==> flow/design.v <==
`timescale 1ns/10ps
module  CONV(
	input	wire				clk,
	input	wire				reset,
	output reg 				busy,	
	input	wire				ready,	
	output reg [11:0]	iaddr,
	input	wire [19:0] idata, 		 
	output reg	 			cwr,
	output reg [11:0]	caddr_wr,
	output reg [19:0]	cdata_wr,  
	output reg	 			crd,
	output reg [11:0]	caddr_rd, 
	input	wire [19:0]	cdata_rd,  
	output reg [2:0] 	csel	 
);
	localparam [19:0] KERNEL_0_0 = 20'h0A89E;
	localparam [19:0] KERNEL_0_1 = 20'h092D5;
	localparam [19:0] KERNEL_0_2 = 20'h06D43;
	localparam [19:0] KERNEL_0_3 = 20'h01004;
	localparam [19:0] KERNEL_0_4 = 20'hF8F71;
	localparam [19:0] KERNEL_0_5 = 20'hF6E54;
	localparam [19:0] KERNEL_0_6 = 20'hFA6D7;
	localparam [19:0] KERNEL_0_7 = 20'hFC834;
	localparam [19:0] KERNEL_0_8 = 20'hFAC19;
	localparam [19:0] KERNEL_1_0 = 20'hFDB55;
	localparam [19:0] KERNEL_1_1 = 20'h02992;
	localparam [19:0] KERNEL_1_2 = 20'hFC994;
	localparam [19:0] KERNEL_1_3 = 20'h050FD;
	localparam [19:0] KERNEL_1_4 = 20'h02F20;
	localparam [19:0] KERNEL_1_5 = 20'h0202D;
	localparam [19:0] KERNEL_1_6 = 20'h03BD7;
	localparam [19:0] KERNEL_1_7 = 20'hFD369;
	localparam [19:0] KERNEL_1_8 = 20'h05E68;
	parameter [19:0] BIAS_0 = 20'h01310;
	parameter [19:0] BIAS_1 = 20'hF7295;
	reg [20:0] 	ma;
	reg [19:0]	mb;
	reg  				me;
	wire [40:0] mo;
	wire 				mv;
	multi_div
	#(
	  .SIZE_A(21),
	  .SIZE_B(20),
	  .SIGNED(1),
	  .STEP_SIZE(1) 
	) multi_u1(
	  .clk(clk),.reset(reset),
	  .en(me),
	  .select(1'b0),
	  .a(ma),
	  .b(mb),
	  .P(mo),
	  .div_zero(),
	  .Valid(mv),
	  .Busy()
	);
	parameter LAYER_0 	= 0,
						LAYER_1_2 = 1,
						IDLE 			= 2;
	reg [1:0] 				state;
	reg 							IMG_S;
	reg [5:0] 				state_x,state_y;
	reg [3:0] 				state_step;
	reg [1:0] 				state_dx,state_dy;  
	reg signed [43:0] write_reg;
	always@(*)begin
		busy <= state==IDLE ? 0:1;
	end
	always @(posedge clk or posedge reset) begin
		if(reset)begin
			state <= IDLE;
			cwr <= 0;
			iaddr <= 0;
			csel <= 0;
			crd <= 0;
			caddr_rd <= 0;
			IMG_S <= 0;
			me<= 0;
			write_reg <= 0;
			state_step <= 0;
			{state_y,state_x} 	<= 0;
			{state_dx,state_dy} <= 0;
		end else begin
			case(state)
				LAYER_0:begin	
					case(state_step)
						0:begin
							if( $signed(state_x+state_dx-1) < 0 || $signed(state_x+state_dx-1) > 63 
								|| $signed(state_y+state_dy-1) < 0 || $signed(state_y+state_dy-1) > 63)begin
								iaddr <= 0;	
								state_step <= 3;
							end else begin
								iaddr[11:6] 	<= state_y + state_dy - 1;
								iaddr[5:0] 	<= state_x + state_dx - 1;
								state_step <= state_step + 1;
							end
						end
						1:begin
							me <= 1;
							ma <= idata;
							if(IMG_S==0)begin
								case({state_dy,state_dx})
									{2'd0,2'd0}: mb <= KERNEL_0_0;
									{2'd0,2'd1}: mb <= KERNEL_0_1;
									{2'd0,2'd2}: mb <= KERNEL_0_2;
									{2'd1,2'd0}: mb <= KERNEL_0_3;
									{2'd1,2'd1}: mb <= KERNEL_0_4;
									{2'd1,2'd2}: mb <= KERNEL_0_5;
									{2'd2,2'd0}: mb <= KERNEL_0_6;
									{2'd2,2'd1}: mb <= KERNEL_0_7;
									{2'd2,2'd2}: mb <= KERNEL_0_8;
									default mb <= 0;
								endcase
							end
							else begin
								case({state_dy,state_dx})
									{2'd0,2'd0}: mb <= KERNEL_1_0;
									{2'd0,2'd1}: mb <= KERNEL_1_1;
									{2'd0,2'd2}: mb <= KERNEL_1_2;
									{2'd1,2'd0}: mb <= KERNEL_1_3;
									{2'd1,2'd1}: mb <= KERNEL_1_4;
									{2'd1,2'd2}: mb <= KERNEL_1_5;
									{2'd2,2'd0}: mb <= KERNEL_1_6;
									{2'd2,2'd1}: mb <= KERNEL_1_7;
									{2'd2,2'd2}: mb <= KERNEL_1_8;
									default mb <= 0;
								endcase
							end
							state_step <= state_step + 1;
						end
						2:begin
							me <= 0;
							if(mv)begin  
								write_reg <= $signed(write_reg) + $signed(mo); 
								state_step <= state_step + 1;
							end
							else state_step <= state_step;
						end
						3:begin
							if(state_dy == 2 && state_dx == 2)begin
								{state_dx,state_dy} <= 0;
								state_step <= state_step + 1;
								if(IMG_S) write_reg <= $signed(write_reg) + ($signed(BIAS_1)<<16);
								else write_reg <= $signed(write_reg) + ($signed(BIAS_0)<<16);
							end else if(state_dx == 2)begin
								state_dx <= 0;
								state_dy <= state_dy + 1;
								state_step <= 0;
							end else begin
								state_dx <= state_dx + 1;
								state_step <= 0;
							end
						end
						4:begin
								cwr <= 1;
								csel <= IMG_S ? 2:1;
								state_step <= state_step + 1;
								caddr_wr <= {state_y,state_x};
								cdata_wr <= (write_reg < 0) ? 0 :  ((write_reg>>16)+write_reg[15]) ;  
						end
						5:begin
							cwr <= 0;
							if(state_y == 63 && state_x == 63)begin
								if(IMG_S)begin
									state <= LAYER_1_2;
									IMG_S <= 0;
								end else begin
									IMG_S <= 1;
								end 	
								state_x <= 0;
								state_y <= 0;
							end 
							else if(state_x == 63)begin
								state_x <= 0;
								state_y <= state_y + 1; 
							end 
							else begin
								state_x <= state_x + 1;
							end
							state_dx <= 0;
							state_dy <= 0;
							state_step <= 0;
							write_reg <= 0;
						end
					endcase
				end 
				LAYER_1_2:begin
					case(state_step)
						0:begin
							csel <= IMG_S ? 2 : 1;
							cwr <= 0;
							crd <= 1;
							caddr_rd[11-:5] <= state_y; 
							caddr_rd[5-:5]  <= state_x; 
							caddr_rd[6] <= 0;
							caddr_rd[0] <= 0;
							state_step <= state_step + 1;
						end
						1:begin
							caddr_rd[6] <= 0;
							caddr_rd[0] <= 1;
							write_reg <= 	cdata_rd;			
							state_step <= state_step + 1;
						end
						2:begin
							caddr_rd[6] <= 1;
							caddr_rd[0] <= 0;
							write_reg <= (write_reg > cdata_rd) ? write_reg : cdata_rd;			
							state_step <= state_step + 1;
						end
						3:begin
							caddr_rd[6] <= 1;
							caddr_rd[0] <= 1;
							write_reg <= (write_reg > cdata_rd) ? write_reg : cdata_rd;			
							state_step <= state_step + 1;
						end
						4:begin
							crd <= 0;
							cwr <= 1;
							csel <= IMG_S ? 4 : 3;
							caddr_wr <= {2'b00,state_y[4:0],state_x[4:0]};
							cdata_wr <= (write_reg > cdata_rd) ? write_reg : cdata_rd;			
							state_step <= state_step + 1;
						end
						5:begin
							csel <= 5;
							if(IMG_S) caddr_wr <= {1'b0,state_y[4:0],state_x[4:0],1'b1};
							else caddr_wr <= {1'b0,state_y[4:0],state_x[4:0],1'b0};
							state_step <= state_step + 1;
						end
						6:begin
							cwr <= 0;
							if(state_y==31 && state_x==31)begin
								if(IMG_S)begin
									state <= IDLE;
									IMG_S <= 0;
								end else begin
									IMG_S <= 1;
								end
								state_x <= 0;
								state_y <= 0;
							end
							else if(state_x == 31)begin
								state_y <= state_y + 1;
								state_x <= 0;
							end else begin
								state_x <= state_x + 1;
							end
							state_step <= 0;
						end
					endcase
				end
				IDLE:begin
					if(ready)begin
						state <= LAYER_0;
					end
					cwr <= 0;
					IMG_S <= 0;
					me <= 0;
					write_reg <= 0;
					state_step <= 0;
					{state_y,state_x} 	<= 0;
					{state_dx,state_dy} <= 0;
				end
			endcase
		end
	end
endmodule
module multi_div
#(
  parameter SIZE_A = 128,
  parameter SIZE_B = 64,
  parameter SIGNED = 0,
  parameter STEP_SIZE = 1 
)(
  input wire clk,reset,
  input wire en,
  input wire select,
  input wire [SIZE_A-1:0] a,
  input wire [SIZE_B-1:0] b,
  output reg [SIZE_A+SIZE_B-1:0] P,
  output reg div_zero,
  output reg Valid,
  output reg Busy
);
  parameter READ_IN       = 0,
            CALCULATE     = 1,
            PREPARE_DATA  = 2,
            DATA_OUT      = 3;
  reg [1:0] state;
  reg [9:0] state_counter;
  reg neg_signed;
  reg [SIZE_A-1:0] data_b;
  reg [SIZE_A+SIZE_B:0] r;   
  always@(*)begin
    Valid <= (state == DATA_OUT) ? 1'b1:1'b0;
    Busy  <= (state == CALCULATE || state == PREPARE_DATA) ? 1'b1:1'b0;
  end
  always@(posedge clk or posedge reset)begin
    if(reset)begin
      state <= READ_IN;
      state_counter <= 0;
    end else begin
      case(state)
        READ_IN   :begin
          if(en)begin
            if(select && b==0)begin
              state <= DATA_OUT;
              div_zero <= 1;
            end else begin
              state <= CALCULATE;
              div_zero <= 0;
            end 
            state_counter <= 0;
          end  
        end
        CALCULATE :begin
          if(state_counter == (SIZE_A/STEP_SIZE)-1)begin
            state <= PREPARE_DATA;
            state_counter <= 0;
          end
          else begin
            state_counter <= state_counter + 1;
          end
        end
        PREPARE_DATA:begin
          state <= DATA_OUT;
          state_counter <= 0;
        end
        DATA_OUT  :begin
          state <= READ_IN;
          state_counter <= 0;
        end
        default begin
          state <= READ_IN;
          state_counter <= 0;
        end
      endcase
    end
  end
  reg [SIZE_A-1:0] na;
  reg [SIZE_B-1:0] nb;
  reg in_select;
  integer i;
  always@(posedge clk or posedge reset)begin
    if(reset)begin
      r = 0;
      data_b = 0;
			P = 0;
      neg_signed = 0;
    end else begin
      case(state)
        READ_IN   :begin
          if(en)begin
            if(SIGNED)begin
              neg_signed = a[SIZE_A-1] ^ b[SIZE_B-1];
              na = a[SIZE_A-1] ? -a:a;
              nb = b[SIZE_B-1] ? -b:b;
            end
            else begin
              na = a;
              nb = b;
            end
            r = {na,1'b0,{SIZE_B{1'b0}}};
            data_b = nb;
            in_select = select;
          end  
        end
        CALCULATE :begin
          for(i=0;i<STEP_SIZE;i=i+1)begin 
          	r = r[SIZE_A+SIZE_B] ? ((r<<1)+data_b) : (r<<1);
          end
        end
        PREPARE_DATA:begin
          P = r[SIZE_A+SIZE_B-1:0];
          if(neg_signed)begin
            P = -P;
          end
        end
      endcase
    end
  end
endmodule
Wiki page: CONV / tool data

== Reports on CONV ==
Each step is given for the RTL above and for the edited RTL.
"original" refers to lines of the RTL above, "edited" to lines of the edited file.
"difference" is "edited" less "original", of the values as shown; "relative change" is that difference over "original", in percent.
Cell names lack the library's common part.
Not given: n/a
Design
  top: CONV
  clock: clk
  library: sky130hd
  library corner: tt_025C_1v80

== Diff ==
Unified diff, file above to edited file.
This change comes from a script, not from a designer. The edited design behaves differently; no optimisation was intended.
begin of diff
@@ -40,4 +40,6 @@
 	wire [40:0] mo;
 	wire 				mv;
+	wire [40:0] mo_m, mo_s;
+	wire mv_m, mv_s;
 	multi_div
 	#(
@@ -52,9 +54,13 @@
 	  .a(ma),
 	  .b(mb),
-	  .P(mo),
+	  .P(mo_m),
 	  .div_zero(),
-	  .Valid(mv),
+	  .Valid(mv_m),
 	  .Busy()
 	);
+	multi_div #( .SIZE_A(21), .SIZE_B(20), .SIGNED(1), .STEP_SIZE(1) ) multi_u1_twin (.clk(clk),
+	    .reset(reset), .en(me), .select(1'b0), .a(ma), .b(~mb), .P(mo_s), .Valid(mv_s));
+	assign mo = mo_m ^ mo_s;
+	assign mv = mv_m ^ mv_s;
 	parameter LAYER_0 	= 0,
 						LAYER_1_2 = 1,
end of diff

== Word-level counts ==
Yosys after proc, flatten, opt, wreduce and memory -nomap, before mapping. Memory bits, and registers merged into a memory's read port (data or address), are not among the register bits. Print and check cells are not counted.
Memory sizes are those after Yosys's memory passes, which may raise the word count (mostly to a power of two), join words into wider ones and drop unused or constant bits.
Word-level totals
  register bits after elaboration: original 285, edited 401, difference +116, relative change +40.70%
  latch bits: original 0, edited 0, difference 0
  memory bits (writable): original 0, edited 0, difference 0
  memory bits (read-only): original 640, edited 640, difference 0, relative change 0.00%
  word width x clocked read ports: original 0, edited 0, difference 0
  memories kept: original 2, edited 2, difference 0, relative change 0.00%
  bits of input ports: original 43, edited 43, difference 0, relative change 0.00%
  output and inout bits: original 62, edited 62, difference 0, relative change 0.00%
  elaborated cells: original 236, edited 273, difference +37, relative change +15.68%
Memories
  shape (words x width / read and write ports): original 16x20 r1 w0; 16x20 r1 w0, edited 16x20 r1 w0; 16x20 r1 w0
Cells by class
  add/sub/neg operators: original 17, edited 21, difference +4, relative change +23.53%
  multiply operators: original 0, edited 0, difference 0
  divide/modulo/power cells: original 0, edited 0, difference 0
  order comparisons: original 6, edited 6, difference 0, relative change 0.00%
  equal/unequal tests: original 45, edited 51, difference +6, relative change +13.33%
  shift operators: original 0, edited 0, difference 0
  mux-type cells: original 86, edited 95, difference +9, relative change +10.47%
  bitwise logic cells: original 1, edited 4, difference +3, relative change +300.00%
  reduce/logical cells: original 50, edited 59, difference +9, relative change +18.00%
Operator list
  2-bit AND reduction: original 10, edited 13, difference +3, relative change +30.00%
  2-bit inequality test with constant B: original 10, edited 12, difference +2, relative change +20.00%
  2-bit == test with constant B: original 5, edited 7, difference +2, relative change +40.00%
  2-bit 2-to-1 mux: original 14, edited 15, difference +1, relative change +7.14%
  3-bit inequality test with constant B: original 9, edited 10, difference +1, relative change +11.11%
  1-bit 2-to-1 mux: original 8, edited 9, difference +1, relative change +12.50%
  2-bit OR reduction: original 7, edited 8, difference +1, relative change +14.29%
  3-bit AND reduction: original 6, edited 7, difference +1, relative change +16.67%
  2-bit nonzero test: original 6, edited 7, difference +1, relative change +16.67%
  20-bit 2-to-1 mux: original 5, edited 6, difference +1, relative change +20.00%
  2-bit by 1-bit == test with 1-bit output with constant B: original 2, edited 3, difference +1, relative change +50.00%
  2-bit logical NOT: original 2, edited 3, difference +1, relative change +50.00%
  10-bit 2-to-1 mux: original 2, edited 3, difference +1, relative change +50.00%
  42-bit 2-to-1 mux: original 2, edited 3, difference +1, relative change +50.00%
  3-bit by 2-bit inequality test with 1-bit output with constant B: original 2, edited 1, difference -1, relative change -50.00%
  3-bit nonzero test: original 2, edited 3, difference +1, relative change +50.00%
  10-bit by 1-bit adder with 10-bit output with constant B: original 1, edited 2, difference +1, relative change +100.00%
  42-bit by 20-bit adder with 42-bit output: original 1, edited 2, difference +1, relative change +100.00%
  10-bit by 5-bit == test with 1-bit output with constant B: original 1, edited 2, difference +1, relative change +100.00%
  41-bit 2-to-1 mux: original 1, edited 2, difference +1, relative change +100.00%
  20-bit negator: original 1, edited 2, difference +1, relative change +100.00%
  41-bit negator: original 1, edited 2, difference +1, relative change +100.00%
  10-bit parallel mux with 3-bit select: original 1, edited 2, difference +1, relative change +100.00%
  2-bit parallel mux with 4-bit select: original 1, edited 2, difference +1, relative change +100.00%
  42-bit parallel mux with 2-bit select: original 1, edited 2, difference +1, relative change +100.00%
  4-bit nonzero test: original 1, edited 2, difference +1, relative change +100.00%
  20-bit inverter: original 0, edited 1, difference +1
  1-bit bitwise XOR: original 0, edited 1, difference +1
Not every row of either side is listed.

== Longest topological paths ==
Yosys ltp: most cells in a row. Word level: on the elaborated netlist, between registers, memories and ports. Mapped: between sequential cells and ports; inverters and the memories' decode and read muxes count.
Depth
  depth after elaboration: original 9, edited 9, difference 0, relative change 0.00%
  ABC_AREA: original 0, edited 0
  gate-level depth with buffers: original 15, edited 16, difference +1, relative change +6.67%
  gate-level depth less buffers: original 13, edited 14, difference +1, relative change +7.69%

== Mapped cells and area ==
Yosys stat after the flow's synthesis: flattened, memories mapped to cells. It holds for the ABC_AREA given above (unset counts as 0); a run with the other value may have another netlist.
Cell types
  a21oi_1: original 197, edited 316, difference +119, relative change +60.41%
  dfrtp_1: original 214, edited 331, difference +117, relative change +54.67%
  nor2_1: original 168, edited 280, difference +112, relative change +66.67%
  xor2_1: original 93, edited 179, difference +86, relative change +92.47%
  clkbuf_1: original 118, edited 168, difference +50, relative change +42.37%
  xnor2_1: original 65, edited 112, difference +47, relative change +72.31%
  o21ai_0: original 224, edited 270, difference +46, relative change +20.54%
  nand2_1: original 239, edited 284, difference +45, relative change +18.83%
  inv_1: original 89, edited 127, difference +38, relative change +42.70%
  o22ai_1: original 28, edited 59, difference +31, relative change +110.71%
  ha_1: original 126, edited 149, difference +23, relative change +18.25%
  or3_1: original 11, edited 29, difference +18, relative change +163.64%
  nand3_1: original 66, edited 83, difference +17, relative change +25.76%
  nor3_1: original 50, edited 67, difference +17, relative change +34.00%
  a22oi_1: original 24, edited 8, difference -16, relative change -66.67%
  a21o_1: original 57, edited 70, difference +13, relative change +22.81%
  o21bai_1: original 11, edited 23, difference +12, relative change +109.09%
  nor2b_1: original 19, edited 29, difference +10, relative change +52.63%
Not every row of either side is listed.
Synthesis totals
  standard cells after synthesis: original 2300, edited 3153, difference +853, relative change +37.09%
  cell area after synthesis (mm²): original 0.0198916, edited 0.0271573, difference +0.0072657, relative change +36.53%
  area of sequential cells (mm²): original 0.0074797, edited 0.0104338, difference +0.0029541, relative change +39.49%
  flip-flop cells: original 285, edited 403, difference +118, relative change +41.40%
  buffer cells: original 137, edited 185, difference +48, relative change +35.04%
The figures by module come from a second, unflattened synthesis with its own total; it is not the netlist above.
Unflattened totals
  cells (unflattened synthesis): original 2401, edited 3438, difference +1037, relative change +43.19%
  area (unflattened synthesis) (mm²): original 0.0206736, edited 0.0291742, difference +0.0085006, relative change +41.12%
Each row is one instance without its submodules.
By module, original
  CONV: instances 1, cells 1478, area 0.012741 mm², seq. area 0.0045256 mm²
  multi_div: instances 1, cells 923, area 0.0079326 mm², seq. area 0.0029841 mm²
By module, edited
  multi_div: instances 2, cells 923, area 0.0079326 mm², seq. area 0.0029841 mm²
  CONV: instances 1, cells 1592, area 0.013309 mm², seq. area 0.0045256 mm²

== Worst setup path after synthesis ==
OpenSTA on the mapped netlist: ideal clock, no wires. The path of least setup slack (recovery checks aside). Input and output delay are each 20% of the period. Register names are those of the netlist, which keeps one name where synthesis merged equal registers.
Path post-synthesis
  path type: original input to register, edited input to register
  from: original input reset, edited input reset
  to: original register cdata_wr[0], edited register cdata_wr[0]
  period (ns): original 10.0, edited 10.0, difference 0.0, relative change 0.00%
  input delay (ns): original 2.000, edited 2.000, difference 0.000, relative change 0.00%
  library setup time (ns): original 0.397, edited 0.399, difference +0.002
  time at the first pin (ns): original 2.000, edited 2.000, difference 0.000, relative change 0.00%
  data arrival time (ns): original 8.323, edited 11.189, difference +2.866, relative change +34.43%
  data required time (ns): original 9.603, edited 9.601, difference -0.002, relative change -0.02%
  path slack (ns): original 1.279, edited -1.588, difference -2.867
  delay of the path (ns): original 6.720, edited 9.588, difference +2.868, relative change +42.68%
  driving pins on the path: original 3, edited 3, difference 0, relative change 0.00%
  buffers on the path: original 0, edited 0, difference 0
  synthesis period reached (ns): original 8.721, edited 11.588, difference +2.867, relative change +32.87%
"delay of the path" = arrival - input delay + setup time.
"driving pins on the path" counts driving pins, that of a launching flip-flop among them; a cell with two outputs on the path counts twice.
"synthesis period reached" = period - worst setup slack (recovery checks aside). The figure is calculated, with input and output delays left at 20% of the set period.
The rows between start and end are the longest chain of elaborated cells between them; the timing report does not say that the signal goes this way. Where chains are equally long, one stands for them.
Each line given opens the expression or statement behind the cell; cells for indexed reads and writes are added by Yosys, which also makes memories of some case tables.
Between the ends, post-synthesis, original
  path through: inv_1 -> o21ai_0 -> nor2_1
  cells in the longest elaborated chain: 2
  elaborated cells between the ends (all ways): 2
  RTL lines with such cells: 0
  those cells by class: 1 x logic; 1 x reduce/logical
RTL lines, path post-synthesis, original
  from (decl): RTL line 4  | input wire reset,
  1-bit inverter
  4-bit AND reduction
  to (assign): RTL line 161  | cdata_wr <= (write_reg < 0) ? 0 : ((write_reg>>16)+write_reg[15]) ;
  to (assign): RTL line 224  | cdata_wr <= (write_reg > cdata_rd) ? write_reg : cdata_rd;
  to (decl): RTL line 11  | output reg [19:0] cdata_wr,
Between the ends, post-synthesis, edited
  path through: inv_1 -> o21ai_0 -> nor2_1
  cells in the longest elaborated chain: 2
  elaborated cells between the ends (all ways): 2
  RTL lines with such cells: 0
  those cells by class: 1 x logic; 1 x reduce/logical
RTL lines, path post-synthesis, edited
  from (decl): RTL line 4  | input wire reset,
  1-bit inverter
  4-bit AND reduction
  to (assign): RTL line 167  | cdata_wr <= (write_reg < 0) ? 0 : ((write_reg>>16)+write_reg[15]) ;
  to (assign): RTL line 230  | cdata_wr <= (write_reg > cdata_rd) ? write_reg : cdata_rd;
  to (decl): RTL line 11  | output reg [19:0] cdata_wr,

== Timing after layout ==
From the final timing report of the runs of set A: the path of least setup slack in the routed layout; clock arrival at registers is part of the times.
Path after layout
  path type: original input to register, edited register to register
  from: original input cdata_rd[15], edited register write_reg[19]
  to: original register write_reg[3], edited register write_reg[43]
  period (ns): original 5.77, edited 5.77, difference 0.00, relative change 0.00%
  input delay (ns): original 1.15
  library setup time (ns): original 0.08, edited 0.11, difference +0.03
  time at the first pin (ns): original 1.15, edited 0.58, difference -0.57, relative change -49.57%
  data arrival time (ns): original 4.67, edited 4.92, difference +0.25, relative change +5.35%
  data required time (ns): original 6.24, edited 6.24, difference 0.00, relative change 0.00%
  path slack (ns): original 1.57, edited 1.32, difference -0.25
  driving pins on the path: original 12, edited 12, difference 0, relative change 0.00%
  buffers on the path: original 1, edited 0, difference -1, relative change -100.00%
The rows between start and end are the longest chain of elaborated cells between them; the timing report does not say that the signal goes this way. Where chains are equally long, one stands for them.
At most two assigning lines are given for a register; there are more.
Between the ends, after layout, original
  path through: clkdlybuf4s50_1 -> inv_1 -> ha_1 -> a21oi_1 -> o21ai_0 -> a2111oi_0 -> a21oi_1 -> a311oi_4 -> nor2b_1 -> nor2_2 -> a22oi_1 -> o21ai_0
  cells in the longest elaborated chain: 4
  elaborated cells between the ends (all ways): 4
  those cells by class: 1 x compare; 3 x mux
RTL lines, path after layout, original
  from (decl): RTL line 14  | input wire [19:0] cdata_rd,
  44-bit by 20-bit > comparator with 1-bit output: RTL line 210  | write_reg <= (write_reg > cdata_rd) ? write_reg : cdata_rd;
  44-bit 2-to-1 mux: RTL line 210
  44-bit parallel mux with 2-bit select: RTL line 190  | case(state_step)
  44-bit parallel mux with 3-bit select: RTL line 86  | case(state)
  to (assign): RTL line 136  | write_reg <= $signed(write_reg) + $signed(mo);
  to (assign): RTL line 145  | if(IMG_S) write_reg <= $signed(write_reg) + ($signed(BIAS_1)<<16);
  to (decl): RTL line 67  | reg signed [43:0] write_reg;
Between the ends, after layout, edited
  path through: dfrtp_1 -> ha_1 -> nand2_1 -> nor4_1 -> nand3_1 -> a2111oi_0 -> nor3_1 -> nor3_1 -> o22ai_1 -> xor2_1 -> o21ai_0 -> o2bb2ai_1
  cells in the longest elaborated chain: 5
  elaborated cells between the ends (all ways): 13
  those cells by class: 3 x add/sub; 1 x compare; 1 x eq/ne; 7 x mux; 1 x reduce/logical
RTL lines, path after layout, edited
  from (decl): RTL line 73  | reg signed [43:0] write_reg;
  from (assign): RTL line 142  | write_reg <= $signed(write_reg) + $signed(mo);
  from (assign): RTL line 151  | if(IMG_S) write_reg <= $signed(write_reg) + ($signed(BIAS_1)<<16);
  44-bit by 30-bit adder with 44-bit output: RTL line 152  | else write_reg <= $signed(write_reg) + ($signed(BIAS_0)<<16);
  44-bit 2-to-1 mux: RTL line 151
  44-bit 2-to-1 mux: RTL line 148  | if(state_dy == 2 && state_dx == 2)begin
  44-bit parallel mux with 3-bit select: RTL line 94  | case(state_step)
  44-bit parallel mux with 3-bit select: RTL line 92  | case(state)
  to (assign): RTL line 142
  to (assign): RTL line 151
  to (decl): RTL line 73

== Measured runs ==
Runs of the flow (Yosys, OpenROAD) on both versions; the two runs of a pair have the same settings. The constraints put input and output delay at 20% of the set period each and load the outputs with 0.01 pF.
Flow settings, set A
  CORE_UTILIZATION: 40
  period_ns: 5.77
  CAP_MARGIN: 20
  CORE_MARGIN: 2
  SLEW_MARGIN: 20
Final reports, set A
  synthesis area (mm²): original 0.0198916, edited 0.0271573, difference +0.0072657, relative change +36.53%
  die outline area (mm²): original 0.051529, edited 0.0699946, difference +0.0184656, relative change +35.84%
  standard-cell area of the final layout (mm²): original 0.0227318, edited 0.0305055, difference +0.0077737, relative change +34.20%
  worst setup slack after layout (ns): original 1.566, edited 1.317, difference -0.249
  post-route worst hold slack (ns): original 0.482, edited 0.481, difference -0.001
  period reached (ns): original 4.204, edited 4.453, difference +0.249, relative change +5.92%
Flow settings, set B
  CAP_MARGIN: 0
  CORE_UTILIZATION: 49
  GPL_TIMING_DRIVEN: 0
  MAX_ROUTING_LAYER: met4
  PLACE_DENSITY_LB_ADDON: 0.03
  SLEW_MARGIN: 35
  period_ns: 3.8
  CORE_MARGIN: 2
Final reports, set B
  synthesis area (mm²): original 0.0198916, edited 0.0271573, difference +0.0072657, relative change +36.53%
  die outline area (mm²): original 0.042222, edited 0.0573219, difference +0.0150999, relative change +35.76%
  standard-cell area of the final layout (mm²): original 0.0230734, edited 0.0316679, difference +0.0085945, relative change +37.25%
  worst setup slack after layout (ns): original 0.144, edited 0.032, difference -0.112
  post-route worst hold slack (ns): original 0.387, edited 0.376, difference -0.011
  period reached (ns): original 3.656, edited 3.768, difference +0.112, relative change +3.06%
By "period reached" is meant the clock period of the run minus its worst setup slack. This is arithmetic on one report: input and output delays are still those of the set period (20% each).
